==> flow/design.v <==
`timescale 1ns / 1ps
module spi_module
(
    input               I_clk       ,  
    input               I_rst_n     , 
    input               I_tx_en     , 
    input        [15:0]  I_data_in   , 
    output  reg  [7:0]  O_data_out  , 
    input               I_spi_miso  ,  
    output  reg         O_spi_sck   ,  
    output  reg         O_spi_cs    ,  
    output  reg         O_spi_mosi     
);
reg [5:0]   state      ; 
always @(posedge I_clk)
begin
    if(!I_rst_n)
        begin
            state  <=  6'd0    ;
            O_spi_cs    <=  1'b1    ;
            O_spi_sck   <=  1'b0    ;
            O_spi_mosi  <=  1'b0    ;
            O_data_out  <=  8'd0    ;
        end 
    else if(I_tx_en) 
        begin
            if(state==6'd50)
            begin
                state  <=  6'd0                    ; 
            end 
             O_spi_cs    <=  1'b0    ;  
            case(state)
                6'd1, 6'd3 , 6'd5 , 6'd7  , 
                6'd9, 6'd11, 6'd13, 6'd15 ,
                6'd17, 6'd19, 6'd21, 6'd23 ,
                6'd25 , 6'd27, 6'd29, 6'd31 : 
                    begin
                        O_spi_sck   <=  1'b1                ;
                        state  <=  state + 1'b1   ;
                    end
                6'd0:     
                    begin
                        O_spi_mosi  <=  I_data_in[15]        ;
                        O_spi_sck   <=  1'b0                ;
                        state  <=  state + 1'b1   ;          
                    end
                6'd2:     
                    begin
                        O_spi_mosi  <=  I_data_in[14]        ;
                        O_spi_sck   <=  1'b0                ;
                        state  <=  state + 1'b1   ;
                    end
                6'd4:     
                    begin
                        O_spi_mosi  <=  I_data_in[13]        ;
                        O_spi_sck   <=  1'b0                ;
                        state  <=  state + 1'b1   ;
                    end 
                6'd6:     
                    begin
                        O_spi_mosi  <=  I_data_in[12]        ;
                        O_spi_sck   <=  1'b0                ;
                        state  <=  state + 1'b1   ;
                    end 
                6'd8:     
                    begin
                        O_spi_mosi  <=  I_data_in[11]        ;
                        O_spi_sck   <=  1'b0                ;
                        state  <=  state + 1'b1   ;
                    end                            
                6'd10:     
                    begin
                        O_spi_mosi  <=  I_data_in[10]        ;
                        O_spi_sck   <=  1'b0                ;
                        state  <=  state + 1'b1   ;
                    end 
                6'd12:     
                    begin
                        O_spi_mosi  <=  I_data_in[9]        ;
                        O_spi_sck   <=  1'b0                ;
                        state  <=  state + 1'b1   ;
                    end 
                6'd14:     
                    begin
                        O_spi_mosi  <=  I_data_in[8]        ;
                        O_spi_sck   <=  1'b0                ;
                        state  <=  state + 1'b1   ;
                    end
                                   6'd16:     
                                       begin
                                           O_spi_mosi  <=  I_data_in[7]        ;
                                           O_spi_sck   <=  1'b0                ;
                                           state  <=  state + 1'b1   ;
                                       end
                                   6'd18:     
                                       begin
                                           O_spi_mosi  <=  I_data_in[6]        ;
                                           O_spi_sck   <=  1'b0                ;
                                           state  <=  state + 1'b1   ;
                                       end
                                   6'd20:     
                                       begin
                                           O_spi_mosi  <=  I_data_in[5]        ;
                                           O_spi_sck   <=  1'b0                ;
                                           state  <=  state + 1'b1   ;
                                       end 
                                   6'd22:     
                                       begin
                                           O_spi_mosi  <=  I_data_in[4]        ;
                                           O_spi_sck   <=  1'b0                ;
                                           state  <=  state + 1'b1   ;
                                       end 
                                   6'd24:     
                                       begin
                                           O_spi_mosi  <=  I_data_in[3]        ;
                                           O_spi_sck   <=  1'b0                ;
                                           state  <=  state + 1'b1   ;
                                       end                            
                                   6'd26:     
                                       begin
                                           O_spi_mosi  <=  I_data_in[2]        ;
                                           O_spi_sck   <=  1'b0                ;
                                           state  <=  state + 1'b1   ;
                                       end 
                                   6'd28:     
                                       begin
                                           O_spi_mosi  <=  I_data_in[1]        ;
                                           O_spi_sck   <=  1'b0                ;
                                           state  <=  state + 1'b1   ;
                                       end 
                                   6'd30:     
                                       begin
                                           O_spi_mosi  <=  I_data_in[0]        ;
                                           O_spi_sck   <=  1'b0                ;
                                           state  <=  state + 1'b1   ;
                                       end
                6'd32, 6'd34 , 6'd36 , 6'd38  , 
                6'd40, 6'd42, 6'd44, 6'd46, 6'd48 : 
                    begin
                        O_spi_sck  <=  1'b0                ;
                        state  <=  state + 1'b1   ;
                    end
                6'd33:     
                    begin                       
                        O_spi_sck       <=  1'b1                ;
                        state      <=  state + 1'b1   ;
                    end
                6'd35:     
                    begin
                        O_spi_sck       <=  1'b1                ;
                        state      <=  state + 1'b1   ;
                        O_data_out[7]   <=  I_spi_miso          ; 
                    end
                6'd37:     
                    begin
                        O_spi_sck       <=  1'b1                ;
                        state      <=  state + 1'b1   ;
                        O_data_out[6]   <=  I_spi_miso          ; 
                    end 
                6'd39:     
                    begin
                        O_spi_sck       <=  1'b1                ;
                        state      <=  state + 1'b1   ;
                        O_data_out[5]   <=  I_spi_miso          ; 
                    end 
                6'd41:     
                    begin
                        O_spi_sck       <=  1'b1                ;
                        state      <=  state + 1'b1   ;
                        O_data_out[4]   <=  I_spi_miso          ; 
                    end                            
                6'd43:     
                    begin
                        O_spi_sck       <=  1'b1                ;
                        state      <=  state + 1'b1   ;
                        O_data_out[3]   <=  I_spi_miso          ; 
                    end 
                6'd45:     
                    begin
                        O_spi_sck       <=  1'b1                ;
                        state      <=  state + 1'b1   ;
                        O_data_out[2]   <=  I_spi_miso          ; 
                    end 
                6'd47:     
                    begin
                        O_spi_sck       <=  1'b1                ;
                        state      <=  state + 1'b1   ;
                        O_data_out[1]   <=  I_spi_miso          ; 
                    end
                        6'd49:     
                                 begin
                                     O_spi_sck       <=  1'b1                ;
                                     state      <=  state + 1'b1   ;
                                     O_data_out[0]   <=  I_spi_miso          ; 
                                      O_spi_cs<=1'b1;
                                 end
                default:; 
            endcase 
        end    
    else
        begin
            state  <=  6'd0    ;
            O_spi_cs    <=  1'b1    ;
            O_spi_sck   <=  1'b0    ;
            O_spi_mosi  <=  1'b0    ;
            O_data_out  <=  8'd0    ;
        end   
end
endmodule
`timescale 1ns / 1ps
module spi_control(
        clk,
        I_rst_n,
        I_tx_en,
        rst,
        spi_x_out,
        spi_y_out,
        I_spi_miso,
        O_spi_sck,
        O_spi_cs,
        O_spi_mosi
    );
    input clk;
    output reg [3:0]spi_x_out;
    output reg[3:0]spi_y_out;
    input  I_rst_n; 
    input  I_tx_en;
    input  rst; 
    input    I_spi_miso;  
    output  wire         O_spi_sck;  
    output  wire         O_spi_cs  ;  
    output  wire         O_spi_mosi ;    
    wire [7:0]spi_data_out;
    reg [15:0]spi_data_in;
    spi_module spi(
        .I_clk(clk),
        .I_rst_n(I_rst_n), 
        .I_tx_en(I_tx_en), 
        .I_data_in(spi_data_in), 
        .O_data_out(spi_data_out), 
       .I_spi_miso(I_spi_miso) ,  
       .O_spi_sck(O_spi_sck)   ,  
       .O_spi_cs(O_spi_cs)    ,  
       .O_spi_mosi(O_spi_mosi)    
    );
    integer i;
    always@(posedge clk)
    begin
      if(rst)
      begin
        i=0;
        spi_data_in<=16'b0;
        spi_x_out<=4'b0;
        spi_y_out<=4'b0;
      end
      else
      begin
        i=i+1;
        if(i==1)
        begin
            spi_data_in<=16'b0000_1011_0000_1111;
        end
        else if(i==100)
        begin
             spi_y_out<=spi_data_out[3:0];
        end
        else if(i==101)
        begin
            spi_data_in<=16'b0000_1011_0001_0001;
        end
        else if(i==200)
        begin
             spi_x_out<=spi_data_out[3:0];
             i=0;
        end
      end
    end
endmodule
`timescale 1ns / 1ps
module draw_bullet1 #(parameter R=12)(
        clk,
        hcount,
        vcount,
        x,
        y,
        pixel
    );
    input clk;
    input [10:0]hcount;
    input [9:0]vcount;
    output wire [11:0]pixel;
    input [10:0]x;
    input [9:0]y;
    reg[11:0]color;
    always@(posedge clk)
    begin
        if ((hcount-x)*(hcount-x)+(vcount-y)*(vcount-y)<=R*R)
            color<=12'b1111_1111_1111;
        else
            color<=12'b0;
    end
    assign pixel=color;
endmodule
`timescale 1ns / 1ps
module draw_bullet2 #(parameter R=12)(
        clk,
        hcount,
        vcount,
        x,
        y,
        pixel
    );
    input clk;
    input [10:0]hcount;
    input [9:0]vcount;
    output wire [11:0]pixel;
    input [10:0]x;
    input [9:0]y;
    reg[11:0]color;
    always@(posedge clk)
    begin
        if ((hcount-x)*(hcount-x)+(vcount-y)*(vcount-y)<=R*R)
            color<=12'b1111_1111_1111;
        else
            color<=12'b0;
    end
    assign pixel=color;
endmodule
`timescale 1ns / 1ps
module bullet_move #(parameter X=500,Y=500)(
        frame,
        clk,
        rst,
        score,
        x,
        y,
        over
    );
    input frame;
    input clk;
    input rst;
    output reg [15:0]score;  
    output reg [10:0]x;
    output reg [9:0]y;
    input over;
    reg over_reg;
    reg [1:0] v_x;
    reg [1:0] v_y;
    reg sw_x; 
    reg sw_y; 
    always@(posedge clk)
    begin
        if(rst)
        begin
            x<=X;
            y<=Y;
            v_x<=2;
            v_y<=2;
            score<=0;
            sw_x<=0;
            sw_y<=0;
        end
        else if ( frame == 1 &&over==0) 
        begin
                    if(x==2||x==3)begin sw_x<=1;score<=score+1'b1;end
                     else if(x==762||x==761)begin sw_x<=0;score<=score+1'b1;end
                     if(y==36||y==37)begin sw_y<=1;score<=score+1'b1;end
                     else if (y==562||y==561)begin sw_y<=0;score<=score+1'b1;end
              if(sw_x==0)x<=x-v_x;
              else x<=x+v_x;
              if(sw_y==0)y<=y-v_y;
              else y<=y+v_y;
                   if(score[3:0]==10)
                            begin score[3:0]<=0;score[7:4]<=score[7:4]+1;end
                            if(score[7:4]==10)
                            begin score[7:4]<=0;score[11:8]<=score[11:8]+1;end
                            if(score[11:8]==10)
                            begin score[11:8]<=0;score[15:12]<=score[15:12]+1;end
                            if(score[15:12]==10)
                            begin score[11:8]<=0;end      
        end
    end
endmodule
`timescale 1ns / 1ps
module bullet_move2 #(parameter X=200,Y=500)(
        frame,
        clk,
        rst,
        x,
        y
    );
    input frame;
    input clk;
    input rst;
    output reg [10:0]x;
    output reg [9:0]y;
    reg over_reg;
    reg [1:0] v_x;
    reg [1:0] v_y;
    reg sw_x; 
    reg sw_y; 
    reg [3:0]tcount;
    always@(posedge clk)
    begin
         if(rst)
         begin
             sw_x<=0;
             sw_y<=0;
         end
         else
         begin
             if(x<=2)begin sw_x<=1;end
             else if(x>=762)begin sw_x<=0;end
             if(y<=36)begin sw_y<=1;end
             else if (y>=562)begin sw_y<=0;end
         end
    end
    always@(posedge clk)
    begin
        if(rst )
        begin
            x<=X;
            y<=Y;
            v_x<=2;
            v_y<=3;
        end
        else if ( frame == 1 ) 
        begin
              if(sw_x==0)x<=x-v_x;
              else x<=x+v_x;
              if(sw_y==0)y<=y-v_y;
              else y<=y+v_y;
        end
    end
endmodule
`timescale 1ns / 1ps
module draw_player1(
        clk,
        rst,
        frz,
        color_change,
        hcount,
        vcount,
        x,
        y,
        pixel,
        bullet1_x,
        bullet1_y,
        bullet2_x,
        bullet2_y,
        over
    );
    input clk;
    input rst;
    input frz;
    input color_change;
    input [10:0]hcount;
    input [9:0]vcount;
    input [10:0]x;
    input [9:0]y;
    output wire [11:0]pixel;
    input [10:0]bullet1_x;
    input [9:0]bullet1_y;
    input [10:0]bullet2_x;
    input [9:0]bullet2_y;
    output reg over;
    reg [11:0]pixel_reg;
    assign pixel=pixel_reg;
    reg [11:0]color_reg;
    integer R;
    reg [31:0]count;
    always@(posedge clk)
    begin
      if(rst)
      begin
        R<=10;
        count<=0;
        color_reg<=12'b0110_1100_0011;
        over<=0;
      end
      else
      begin
        if(frz)begin color_reg<=12'b0110_1100_0011;over<=0;end
        if(~frz)
         count <=count+1;
         if(count[20]==1&&color_change==0&&R>7)
         begin
            R<=R-2;
            count[20]<=0;
            color_reg<=color_reg+12'b0011_0011_0011;
         end
         if(count[19]==1)
         begin
                count[19] <=0;
                count[20]<=~count[20];
                R<=R+1;
         end
         if(x<2+R||(x+R)>762||(y-R)<36||(y+R)>562||
                  ((x-bullet1_x)*(x-bullet1_x)+(y-bullet1_y)*(y-bullet1_y)<(R+12)*(R+12))
                  ||
                  ((x-bullet2_x)*(x-bullet2_x)+(y-bullet2_y)*(y-bullet2_y)<(R+12)*(R+12))
                  )
         begin over<=1;R<=400;end
         else over<=0;
      end
    end
    always@(posedge clk)
    begin
        if ((hcount-x)*(hcount-x)+(vcount-y)*(vcount-y)<R*R)
        begin
                 pixel_reg<=color_reg;
        end
        else pixel_reg<=12'b0;
    end
endmodule
`timescale 1ns / 1ps
module player1_move #(parameter X = 500, Y = 200)(
    	frame, 
        clk,
        rst,
        frz,
        up,
        down,
        right,
        left,
        x,
        y,
        pattern_select,
        spi_x_out,
        spi_y_out
    );
    input frame;
    input clk;
    input rst;
    input frz;
    input up;
    input down;
    input right;
    input left;
    output reg [10:0]x;
    output reg [9:0]y;
    input pattern_select;
    input [3:0]spi_x_out;
    input [3:0]spi_y_out;
    reg signed [3:0]v_x;
    reg signed [3:0]v_y;
    reg [1:0]xdirect; 
    reg [1:0]ydirect; 
    always@(posedge clk)
    begin
        if ( rst ) 
            begin
                      x<=X;
                      y<=Y;
                      v_x<=1;
                      v_y<=1;
            end
        else if ( frame == 1 ) 
        begin
            if(pattern_select==0)
            begin
               if(left)x<=x-v_x;
               if(right)x<=x+v_x;
               if(up)y<=y-v_y;
               if(down)y<=y+v_y;
            end
            else 
            begin
                if(spi_x_out==1||spi_x_out==2)x<=x-v_x;
                else if(spi_x_out==3||spi_x_out==4)x<=x-2*v_x;
                else if(spi_x_out==4'b1110||spi_x_out==4'b1101)x<=x+v_x;
                else if(spi_x_out==4'b1100||spi_x_out==4'b1011)x<=x+2*v_x;
                if(spi_y_out==1||spi_y_out==2)y<=y+v_y;
                else if(spi_y_out==3||spi_y_out==4)y<=y+2*v_y;
                else if(spi_y_out==4'b1110||spi_y_out==4'b1101)y<=y-v_y;
                else if(spi_y_out==4'b1100||spi_y_out==4'b1011)y<=y-2*v_y;
            end
        end
    end
endmodule
`timescale 1ns / 1ps
module draw_board(
     clk,
     hcount,
     vcount,
     pixel
    );
    input clk;
    input [10:0] hcount;
    input [9:0] vcount;
    output wire [11:0] pixel;
    reg [11:0]pixel_reg;
    assign pixel=pixel_reg;
    always @ (posedge clk)
    begin
        if ( hcount == 0 || vcount == 30 || hcount == 768 || vcount == 568 )
            pixel_reg <= 12'hFFF;
        else
            pixel_reg <= 12'b0;
    end
endmodule
`timescale 1ns / 1ps
module final_out#(parameter WIDTH = 10,   
               HEIGHT = 40)(
    clk,
    rst,
    bullet1,
    bullet2,
    player,
    board,
    final_pixel,
    over,
    hcount,
    vcount
    );
    input clk;
    input rst;
    input [11:0]bullet1;
    input [11:0]bullet2;
    input [11:0]player;
    input [11:0]board;
    input [10:0]hcount;
    input [9:0]vcount;
    input over;
    output reg [11:0]final_pixel;
    reg [11:0]pixel_reg;
    localparam [7:0] x = 120;
    localparam [7:0] y = 245;
    always@(posedge clk)
    begin
        if(rst)begin final_pixel<=0;pixel_reg<=0;end
        else
            if(over==0)
             final_pixel <= board | bullet1 | bullet2 | player;
            else
            begin
                if(over==1)
                  if (
                                    ((hcount >= (x + 5*WIDTH + 3*HEIGHT) && hcount < (x + 6*WIDTH + 3*HEIGHT)) && (vcount >= y && vcount < (y + 2*WIDTH + HEIGHT))) ||  
                                    ((hcount >= (x + 5*WIDTH + 3*HEIGHT) && hcount < (x + 6*WIDTH + 3*HEIGHT)) && (vcount >= (y + 2*WIDTH + HEIGHT) && vcount < (y + 2*WIDTH + 2*HEIGHT))) ||  
                                    ((hcount >= (x + 5*WIDTH + 3*HEIGHT) && hcount < (x + 7*WIDTH + 4*HEIGHT)) && (vcount >= (y + 2*WIDTH + 2*HEIGHT) && vcount < (y + 3*WIDTH + 2*HEIGHT))) ||  
                                    ((hcount >= (x + 8*WIDTH + 4*HEIGHT) && hcount < (x + 10*WIDTH + 5*HEIGHT)) && (vcount >= y && vcount < (y + WIDTH))) ||  
                                    ((hcount >= (x + 8*WIDTH + 4*HEIGHT) && hcount < (x + 9*WIDTH + 4*HEIGHT)) && (vcount >= (y + WIDTH) && vcount < (y + 2*WIDTH + HEIGHT))) ||  
                                    ((hcount >= (x + 8*WIDTH + 4*HEIGHT) && hcount < (x + 9*WIDTH + 4*HEIGHT)) && (vcount >= (y + 2*WIDTH + HEIGHT) && vcount < (y + 2*WIDTH + 2*HEIGHT))) ||  
                                    ((hcount >= (x + 8*WIDTH + 4*HEIGHT) && hcount < (x + 10*WIDTH + 5*HEIGHT)) && (vcount >= (y + 2*WIDTH + 2*HEIGHT) && vcount < (y + 3*WIDTH + 2*HEIGHT))) ||  
                                    ((hcount >= (x + 9*WIDTH + 5*HEIGHT) && hcount < (x + 10*WIDTH + 5*HEIGHT)) && (vcount >= (y + WIDTH) && vcount < (y + 2*WIDTH + HEIGHT))) ||  
                                    ((hcount >= (x + 9*WIDTH + 5*HEIGHT) && hcount < (x + 10*WIDTH + 5*HEIGHT)) && (vcount >= (y + 2*WIDTH + HEIGHT) && vcount < (y + 2*WIDTH + 2*HEIGHT))) || 
                                    ((hcount >= (x + 11*WIDTH + 5*HEIGHT) && hcount < (x + 13*WIDTH + 6*HEIGHT)) && (vcount >= y && vcount < (y + WIDTH))) ||  
                                    ((hcount >= (x + 11*WIDTH + 5*HEIGHT) && hcount < (x + 12*WIDTH + 5*HEIGHT)) && (vcount >= (y + WIDTH) && vcount < (y + WIDTH + HEIGHT))) ||  
                                    ((hcount >= (x + 11*WIDTH + 5*HEIGHT) && hcount < (x + 13*WIDTH + 6*HEIGHT)) && (vcount >= (y + WIDTH + HEIGHT) && vcount < (y + 2*WIDTH + HEIGHT))) ||  
                                    ((hcount >= (x + 12*WIDTH + 6*HEIGHT) && hcount < (x + 13*WIDTH + 6*HEIGHT)) && (vcount >= (y + 2*WIDTH + HEIGHT) && vcount < (y + 2*WIDTH + 2*HEIGHT))) ||  
                                    ((hcount >= (x + 11*WIDTH + 5*HEIGHT) && hcount < (x + 13*WIDTH + 6*HEIGHT)) && (vcount >= (y + 2*WIDTH + 2*HEIGHT) && vcount < (y + 3*WIDTH + 2*HEIGHT))) || 
                                    ((hcount >= (x + 14*WIDTH + 6*HEIGHT) && hcount < (x + 16*WIDTH + 7*HEIGHT)) && (vcount >= y && vcount < (y + WIDTH))) ||  
                                    ((hcount >= (x + 14*WIDTH + 6*HEIGHT + HEIGHT/2) && hcount < (x + 15*WIDTH + 6*HEIGHT + HEIGHT/2)) && (vcount >= y && vcount < (y + 2*WIDTH + HEIGHT))) ||  
                                    ((hcount >= (x + 14*WIDTH + 6*HEIGHT + HEIGHT/2) && hcount < (x + 15*WIDTH + 6*HEIGHT + HEIGHT/2)) && (vcount >= (y + 2*WIDTH + HEIGHT) && vcount < (y + 3*WIDTH + 2*HEIGHT))) 
                                   )
                                   pixel_reg <= 12'h0FF;
                               else 
                                   pixel_reg <= 12'b0;
                  final_pixel<=pixel_reg;     
       end
    end
endmodule
`timescale 1ns / 1ps
module vga(
        clk, 
		rst,
		frz,
		color_change,
		score2,
		vsync,
		hsync,
		VGA_R,
		VGA_G,
		VGA_B,
		up,
		down,
		right,
		left,
		pattern_select,
		over,
		spi_x_out,
		spi_y_out
    );
    input clk; 
    input rst;
    input frz;
    input color_change;
    output vsync;
    output hsync;
    output [3:0] VGA_R;
    output [3:0] VGA_G;
    output [3:0] VGA_B;
    input up;
    input down;
    input right;
    input left;
    wire [15:0]score;
    output wire [15:0]score2;
    input pattern_select;
    input [3:0]spi_x_out;
    input [3:0]spi_y_out;
    wire [11:0]pixel;
    wire [10:0] bullet1_x;
    wire [9:0] bullet1_y;
    wire[11:0]bullet1_pixel;
    wire [10:0] bullet2_x;
    wire [9:0] bullet2_y;
    wire[11:0]bullet2_pixel;
    wire [10:0]player_x;
    wire  [9:0]player_y;
    wire[11:0]player_pixel;
    wire [11:0]board_pixel;
    output wire over;
    reg	 vs;
    reg hs;
    reg [10:0] hcount;
    reg [9:0] vcount;
    reg [9:0] counter;
    reg frame;
    wire hsyncon;
    wire hsyncoff;
    wire hreset;
    wire vclk;
    assign hsyncon = (hcount == 855);
    assign hsyncoff = (hcount == 975);
    assign hreset = (hcount == 1039);
    wire vsyncon,vsyncoff,vreset;
    assign vsyncon = hreset & (vcount == 636);
    assign vsyncoff = hreset & (vcount == 642);
    assign vreset = hreset & (vcount == 665);
    assign vclk = 1'b1;
    always @(posedge clk) 
    begin
        if (rst == 1)  
        begin
            hcount <= 0;
            vcount <= 0;
            vs <= 1;
            hs <= 1;
            counter <= 0;
            frame <= 0;
        end
        else 
        begin
            if ( vclk == 1 ) 
            begin
                hcount <= hreset ? 0 : hcount + 1; 
                hs <= hsyncon ? 0 : hsyncoff ? 1 : hs;   
                vcount <= hreset ? (vreset ? 0 : vcount + 1) : vcount; 
                vs <= vsyncon ? 0 : vsyncoff ? 1 : vs;   
                if ( vs == 0 )
                    counter <= counter + 1;
                if ( counter ==  30 &&  frz == 0)    
                begin
                    counter <= 0;
                    frame <= 1;
                end
                else
                    frame <= 0;
            end
        end
    end
    draw_bullet1 bullet1(
        .clk(clk),
        .hcount(hcount),
        .vcount(vcount),
        .x(bullet1_x),
        .y(bullet1_y),
        .pixel(bullet1_pixel)
    );
    bullet_move movebullet1(
         .frame(frame),
         .clk(clk),
         .rst(rst),
         .score(score2),
         .x(bullet1_x),
         .y(bullet1_y),
         .over(over)
    );
    draw_bullet2 bullet2(
        .clk(clk),
        .hcount(hcount),
        .vcount(vcount),
        .x(bullet2_x),
        .y(bullet2_y),
        .pixel(bullet2_pixel)
    );
    bullet_move2 movebullet2(
         .frame(frame),
         .clk(clk),
         .rst(rst),
         .x(bullet2_x),
         .y(bullet2_y)
    );
    draw_player1 player(
        .clk(clk),
        .rst(rst),
        .frz(frz),
        .hcount(hcount),
        .vcount(vcount),
        .x(player_x),
        .y(player_y),
        .color_change(color_change),
        .pixel(player_pixel),
        .bullet1_x(bullet1_x),
        .bullet1_y(bullet1_y),
        .bullet2_x(bullet2_x),
        .bullet2_y(bullet2_y),
        .over(over)
    );
    player1_move moveplayer1(
    	.frame(frame), 
        .clk(clk),
        .rst(rst),
        .frz(frz),
	    .up(up),
        .down(down),
        .right(right),
        .left(left),
        .x(player_x),
        .y(player_y),
        .pattern_select(pattern_select),
        .spi_x_out(spi_x_out),
        .spi_y_out(spi_y_out)
    );
    draw_board board1(
        .clk(clk),
        .hcount(hcount),
        .vcount(vcount),
        .pixel(board_pixel)
    );
    final_out finalout(
        .clk(clk),
        .rst(rst),
        .bullet1(bullet1_pixel),
        .bullet2(bullet2_pixel),
        .player(player_pixel),
        .board(board_pixel),
        .final_pixel(pixel),
        .over(over),
		.hcount(hcount),
        .vcount(vcount)
    );
    assign VGA_R=pixel[11:8];
    assign VGA_G=pixel[7:4];
    assign VGA_B=pixel[3:0];
    assign vsync = ~vs;
    assign hsync = ~hs;
endmodule
`timescale 1ns / 1ps
module seg_display(
        clk,
        rst,
        seven_seg,
        sel,
        over,
        idata
    );
    input clk;
    input rst;
    input[15:0]idata;
    output [7:0]seven_seg;
    output [7:0]sel;
    input over;
    reg [31:0] count;
    reg [7:0]seg_reg;
    reg[7:0]sel_reg;
    reg [3:0]disp_data;
    assign seven_seg=seg_reg;
    assign sel=sel_reg;
    always@(posedge clk)
    begin
         if(rst)
                count <=0;
         else
         begin
         count <=count+1;
         if(count==500000)
                count <=1;
         end
    end
    always@(*)    
             begin
                 case(count[13:11])
                 3'b000:disp_data<=idata[3:0];
                 3'b001:disp_data<=idata[7:4];
                 3'b010:disp_data<=idata[11:8];
                 3'b011:disp_data<=idata[15:12];             
                 default:disp_data<=4'b1111;
                 endcase
    end 
    always@(*)
    begin
            case(disp_data)
            4'h0: seg_reg=8'hc0;
            4'h1: seg_reg=8'hf9;
            4'h2: seg_reg=8'ha4;
            4'h3: seg_reg=8'hb0;
            4'h4: seg_reg=8'h99;
            4'h5: seg_reg=8'h92;
            4'h6: seg_reg=8'h82;
            4'h7: seg_reg=8'hf8;
            4'h8: seg_reg=8'h80;
            4'h9: seg_reg=8'h90;
            default:seg_reg<=8'hff;
            endcase
    end
    always@(*)
           begin
               case(count[13:11])
               3'b000:sel_reg<=8'b1111_1110;
               3'b001:sel_reg<=8'b1111_1101;
               3'b010:sel_reg<=8'b1111_1011;
               3'b011:sel_reg<=8'b1111_0111;
               3'b100:sel_reg<=8'b1110_1111;
               3'b101:sel_reg<=8'b1101_1111;
               3'b110:sel_reg<=8'b1011_1111;
               3'b111:sel_reg<=8'b0111_1111;
               endcase
     end
endmodule
`timescale 1ns / 1ps
module top_logic(  
		clk,
		rst,
		frz,
		level,
		Dout,
		vsync,
		hsync,
		VGA_R,
		VGA_G,
		VGA_B,
		BTNU,
		BTND,
		BTNL,
		BTNR,
        seven_seg,
        sel,
        pattern_select,
         I_spi_miso,
         O_spi_sck,
         O_spi_cs,
         O_spi_mosi
);
	input clk;
    input rst;
    input frz;
    input [4:0]level;
    input Dout;
    output vsync;
    output hsync;
    output [3:0] VGA_R;
    output [3:0] VGA_G;
    output [3:0] VGA_B;
    input BTNU;
    input BTND;
    input BTNR;
    input BTNL;
    output [7:0]seven_seg;
    output [7:0] sel;
    wire left;
    wire right;
    wire up;
    wire down;
    assign left=BTNL;
    assign right=BTNR;
    assign up=BTNU;
    assign down=BTND;
    input    I_spi_miso;  
    output  wire         O_spi_sck;  
    output  wire         O_spi_cs  ;  
    output  wire         O_spi_mosi ;    
    input pattern_select;
    wire [3:0]spi_x_out;
    wire [3:0]spi_y_out;
    wire [15:0]score;
    wire over;
   spi_control spi(
                .clk(clk),
                .I_rst_n(!rst),
                .I_tx_en(1'b1),
                .rst(rst),
                .spi_x_out(spi_x_out),
                .spi_y_out(spi_y_out),
                .I_spi_miso(I_spi_miso),
                .O_spi_sck(O_spi_sck),
                .O_spi_cs(O_spi_cs),
                .O_spi_mosi(O_spi_mosi)
    );
    vga VGA( 
			 .clk(clk),
			 .rst(rst),
			 .frz(~frz),
			 .color_change(Dout),
			 .score2(score),
			 .vsync(vsync),
			 .hsync(hsync),
			 .VGA_R(VGA_R),
			 .VGA_G(VGA_G),
			 .VGA_B(VGA_B),
			 .up(up),
			 .down(down),
			 .right(right),
			 .left(left),
			 .pattern_select(pattern_select),
			 .over(over),
			 .spi_x_out(spi_x_out),
			 .spi_y_out(spi_y_out)
	);
    seg_display seg(
            .clk(clk),
            .seven_seg(seven_seg),
            .sel(sel),
            .rst(rst),
            .over(over),
            .idata(score)
    );
endmodule
## Step by step through the tools: top_logic

What the tools print for top_logic, step after step.
Lines are those of the file above, counted from 1.
Cell names lack the library's common part.
The mark -- stands for no value.

- Design top: top_logic
- Clock port: clk
- Library: sky130hd
- Library corner: tt_025C_1v80

## Word-level counts

Yosys after proc, flatten, opt, wreduce and memory -nomap, before mapping. Print and check cells are not counted. Equal cells are merged and count once.
Yosys's memory passes give these memory sizes; they may raise the number of words (mostly to a power of two), join words into wider ones and drop unused or constant bits.

- Bits in registers: 359
- Latch bits: 0
- RAM bits: 0
- ROM bits: 176
- Word width x clocked read ports: 8
- Memory cells: 2
- Input bits: 15
- Output and inout port bits: 33
- Elaborated cells: 470

- $add $sub $neg: 50
- Multipliers: 12
- Div/mod/pow operators: 0
- $lt $le $gt $ge: 39
- Eq/ne operators: 100
- Shift-type cells: 0
- Mux-type cells: 84
- Bitwise operators: 15
- Reduce/logical cells: 119

Memory list:

| memory | words | bits a word | read ports | write ports | line | source |
|---|---|---|---|---|---|---|
| (no name shown) | 16 | 7 | 1 | 0 | 895 | `case(disp_data)` |
| (no name shown) | 8 | 8 | 1 | 0 | 911 | `case(count[13:11])` |

Operators with widths:

| cell | count |
|---|---|
| 32-bit by 32-bit multiplier with 32-bit output | 4 |
| 11-bit by 11-bit multiplier with 22-bit output | 5 |
| 12-bit by 12-bit multiplier with 24-bit output | 3 |
| 32-bit 2-to-1 mux | 6 |
| 6-bit equality test (second input constant) | 19 |
| 12-bit 2-to-1 mux | 9 |
| 10-bit 2-to-1 mux | 10 |
| 11-bit 2-to-1 mux | 9 |
| 32-bit < comparator | 3 |
| 6-bit by 5-bit equality test with 1-bit output (second input constant) | 16 |
| 4-bit 2-to-1 mux | 23 |
| 24-bit by 22-bit adder with 25-bit output | 3 |
| 11-bit by 9-bit greater-or-equal comparator with 1-bit output (second input constant) | 6 |
| 11-bit by 9-bit < comparator with 1-bit output (second input constant) | 6 |
| 32-bit by 1-bit adder with 32-bit output (second input constant) | 2 |
| 32-bit by 10-bit greater-than comparator with 1-bit output (second input constant) | 2 |
| 32-bit by 2-bit adder with 32-bit output (second input constant) | 2 |
| 32-bit adder | 2 |
| 32-bit by 8-bit <= comparator with 1-bit output (second input constant) | 2 |
| 32-bit by 8-bit equality test with 1-bit output (second input constant) | 2 |
| 10-bit equality test (second input constant) | 6 |
| 11-bit by 11-bit subtractor with 12-bit output | 5 |
| 10-bit by 10-bit subtractor with 11-bit output | 5 |
| 11-bit by 10-bit equality test with 1-bit output (second input constant) | 5 |
| 25-bit OR reduction | 2 |
| 50-bit OR reduction | 1 |
| 4-bit equality test (second input constant) | 12 |
| 6-bit by 4-bit equality test with 1-bit output (second input constant) | 8 |

Other operator kinds: 75; their cells: 241.

## Longest topological paths

Yosys ltp: most cells in a row. Word level: on the elaborated netlist, between registers, memories and ports. Mapped: between sequential cells and ports; inverters and the memories' decode and read muxes count.

- Word-level depth: 20
- ABC_AREA: 0
- Depth in mapped cells: 61
- Gate-level depth less buffers: 59

## Netlist

The flow's flattened synthesis, as Yosys stat reports it; memories are mapped. The netlist is that of the ABC_AREA named above (0 if unset); the other value can give another one.

- Cells in the netlist: 12136
- Synthesis area: 108041.1 um^2
- Area of sequential cells: 6085.8 um^2
- Flip-flops: 304

Cell types:

| type | count |
|---|---|
| fa_1 | 2361 |
| ha_1 | 1125 |
| inv_1 | 3229 |
| dfxtp_1 | 304 |
| nor2_1 | 990 |
| xnor2_1 | 422 |
| nand2_1 | 880 |
| xor2_1 | 216 |
| a21oi_1 | 356 |
| o21ai_0 | 241 |
| a21o_1 | 114 |
| clkbuf_1 | 227 |
| nor3_1 | 168 |
| nand3_1 | 160 |
| nand2b_1 | 119 |
| and2_1 | 113 |
| nand4_1 | 83 |
| o21bai_1 | 68 |

Not listed: further types 79, cells in them 960.
The figures by module come from a second, unflattened synthesis with its own total; it is not the netlist above.

- Cells (unflattened synthesis): 11665
- Area (unflattened synthesis): 103356.6 um^2

Each row is one instance without its submodules.

By module:

| module | instances | cells | area (um^2) | sequential area (um^2) |
|---|---|---|---|---|
| draw_player1 | 1 | 7287 | 65760.6 | 1561.5 |
| draw_bullet2 | 1 | 1203 | 10913.0 | 20.0 |
| draw_bullet1 | 1 | 1195 | 10842.9 | 20.0 |
| player1_move | 1 | 434 | 3035.4 | 420.4 |
| bullet_move | 1 | 324 | 2560.0 | 740.7 |
| spi_control | 1 | 298 | 2461.1 | 860.8 |
| seg_display | 1 | 253 | 2253.4 | 800.8 |
| vga | 1 | 191 | 1660.3 | 680.7 |
| bullet_move2 | 1 | 179 | 1554.0 | 440.4 |
| spi_module | 1 | 137 | 1141.1 | 340.3 |
| final_out | 1 | 137 | 992.2 | 260.2 |
| draw_board | 1 | 24 | 171.4 | 20.0 |
| top_logic | 1 | 3 | 11.3 | 0.0 |

## Worst setup path after synthesis

Source: OpenSTA report_checks on the synthesized netlist (no wires, ideal clock, input and output delay 20% of the period each), path of least setup slack; recovery checks are left aside. Register names are those of the netlist, which keeps one name where synthesis merged equal registers.

- Kind: register -> register
- Start: register VGA.vcount[0]
- End: register VGA.bullet2.color[10]
- Period: 20000 ps
- Setup time: 92 ps
- Time at the first pin: 0 ps
- Arrival: 14203 ps
- Data required time: 19908 ps
- Path slack: 5705 ps
- Path delay: 14295 ps
- Stages: 61
- Path buffers: 2
- Synthesis period reached: 14295 ps

"path delay" = arrival - input delay + setup time.
"stages" counts driving pins, that of a launching flip-flop among them; a cell with two outputs on the path counts twice.
"synthesis period reached" is the clock period less the worst setup slack; recovery checks do not enter. This is arithmetic on one report: input and output delays are still those of the set period (20% each).
Between the ends stands the longest chain of elaborated cells between them, by number of cells; it is not shown to be the way that was timed. Of several equally long chains one is given.
A line is the first line of the expression or statement that the cell stems from. Yosys adds cells for indexed reads and writes and turns some case tables into memories.

- Path through: dfxtp_1 > clkbuf_1 > inv_2 > ha_1 > fa_1 > nor2b_1 > o21ai_0 > a21boi_0 > o21ai_0 > a21boi_0 > o21ai_0 > a21boi_0 > o21ai_0 > nand2b_1 > clkinv_1 > nand2_1 > inv_1 > fa_1 > [25 not listed] > inv_1 > fa_1 > inv_1 > fa_1 > inv_1 > ha_1 > clkbuf_1 > and3b_1 > nor4_1 > o2111ai_1 > nor4_1 > o2111ai_1 > a2111oi_0 > and3_1 > nand4_1 > nor4_1 > nand3_1 > nor4_1
- Length of the longest elaborated chain: 5

RTL lines, path post-synthesis:

| element | line | source |
|---|---|---|
| start, declared | 718 | `reg [9:0] vcount;` |
| start, assigned | 738 | `vcount <= 0;` |
| start, assigned | 750 | `vcount <= hreset ? (vreset ? 0 : vcount + 1) : vcount;` |
| 10-bit by 10-bit subtractor with 11-bit output | 322 | `if ((hcount-x)*(hcount-x)+(vcount-y)*(vcount-y)<=R*R)` |
| 11-bit by 11-bit multiplier with 22-bit output | 322 |  |
| 32-bit adder | 322 |  |
| 32-bit by 8-bit <= comparator with 1-bit output | 322 |  |
| 12-bit 2-to-1 mux | 322 |  |
| end, assigned | 323 | `color<=12'b1111_1111_1111;` |
| end, assigned | 325 | `color<=12'b0;` |
| end, declared | 319 | `reg[11:0]color;` |

## Timing after layout

Path of least setup slack in the final report of run A (OpenROAD, finished layout, wires in). Where an end is a register, its clock arrival counts in the times.
The report prints the path's times to 10 ps; the period is as set.

- Kind: register -> register
- Start: register VGA.movebullet2.y[0]
- End: register VGA.bullet2.color[10]
- Period: 16900 ps
- Setup time: 100 ps
- Time at the first pin: 620 ps
- Arrival: 16140 ps
- Data required time: 17430 ps
- Path slack: 1290 ps
- Stages: 58
- Path buffers: 0

Between the ends stands the longest chain of elaborated cells between them, by number of cells; it is not shown to be the way that was timed. Of several equally long chains one is given.
A register here has more assigning lines than the two given.

- Path through: dfxtp_1 > ha_1 > fa_1 > nor2b_1 > o21ai_0 > a21boi_0 > o21ai_0 > a21boi_0 > o21ai_0 > a21boi_0 > o21ai_0 > nand2b_1 > clkinv_1 > nand2_1 > inv_1 > fa_1 > inv_1 > fa_1 > [22 not listed] > fa_1 > inv_1 > fa_1 > inv_1 > fa_1 > inv_1 > ha_1 > and3b_1 > nor4_1 > o2111ai_1 > nor4_1 > o2111ai_1 > a2111oi_1 > and3_1 > nand4_1 > nor4_1 > nand3_1 > nor4_2
- Length of the longest elaborated chain: 5

RTL lines, path post-layout:

| element | line | source |
|---|---|---|
| start, declared | 396 | `output reg [9:0]y;` |
| start, assigned | 431 | `if(sw_y==0)y<=y-v_y;` |
| start, assigned | 432 | `else y<=y+v_y;` |
| 10-bit by 10-bit subtractor with 11-bit output | 322 | `if ((hcount-x)*(hcount-x)+(vcount-y)*(vcount-y)<=R*R)` |
| 11-bit by 11-bit multiplier with 22-bit output | 322 |  |
| 32-bit adder | 322 |  |
| 32-bit by 8-bit <= comparator with 1-bit output | 322 |  |
| 12-bit 2-to-1 mux | 322 |  |
| end, assigned | 323 | `color<=12'b1111_1111_1111;` |
| end, assigned | 325 | `color<=12'b0;` |
| end, declared | 319 | `reg[11:0]color;` |

==> runs of top_logic <==
Record of 3 stored runs of the RTL-to-layout flow on top_logic, platform sky130hd. The runs are unordered. Constraints: input delay and output delay 20% of the set period each, output load 0.01 pF.
"period reached": clock period set for the run, less the worst setup slack. It is reckoned from that one timing run; input and output delays stay at 20% of the period that was set.

### Run A

Settings: `CORE_UTILIZATION=44`, `period_ns=16.9`, `CAP_MARGIN=20`, `CORE_MARGIN=2`, `SLEW_MARGIN=20`

- Worst hold slack in the final report: 438 ps
- Setup slack of the critical path: 1290 ps
- Post-route setup TNS: 0 ps
- Overall die area: 249530.0 um^2
- Standard-cell area of the final layout: 114137.0 um^2
- Yosys chip area after synthesis: 108041.1 um^2
- Period reached: 15610 ps
- Final utilization: 46.8%

### Run B

Settings: `ABC_AREA=1`, `CELL_PAD_IN_SITES_GLOBAL_PLACEMENT=1`, `CORE_ASPECT_RATIO=1.41`, `CORE_MARGIN=2`, `CORE_UTILIZATION=36`, `CTS_CLUSTER_DIAMETER=184`, `CTS_CLUSTER_SIZE=95`, `GPL_ROUTABILITY_DRIVEN=0`, `HOLD_SLACK_MARGIN=0.09`, `MAX_ROUTING_LAYER=met4`, `MIN_ROUTING_LAYER=met2`, `PLACE_DENSITY_LB_ADDON=0.11`, `SLEW_MARGIN=0`, `TNS_END_PERCENT=85`, `period_ns=23.7`, `CAP_MARGIN=20`

- Worst hold slack in the final report: 469 ps
- Setup slack of the critical path: 8471 ps
- Post-route setup TNS: 0 ps
- Overall die area: 318992.0 um^2
- Standard-cell area of the final layout: 119690.0 um^2
- Yosys chip area after synthesis: 113192.3 um^2
- Period reached: 15229 ps
- Final utilization: 38.2%

### Run C

Settings: `CAP_MARGIN=10`, `CELL_PAD_IN_SITES_DETAIL_PLACEMENT=1`, `CELL_PAD_IN_SITES_GLOBAL_PLACEMENT=0`, `CORE_ASPECT_RATIO=0.59`, `CORE_UTILIZATION=70`, `GPL_TIMING_DRIVEN=0`, `HOLD_SLACK_MARGIN=0.15`, `MIN_ROUTING_LAYER=met2`, `PLACE_DENSITY_LB_ADDON=0.26`, `SETUP_SLACK_MARGIN=-2.0`, `period_ns=25.5`, `CORE_MARGIN=2`, `SLEW_MARGIN=20`

Unfinished; error DPL-0033 in placement.
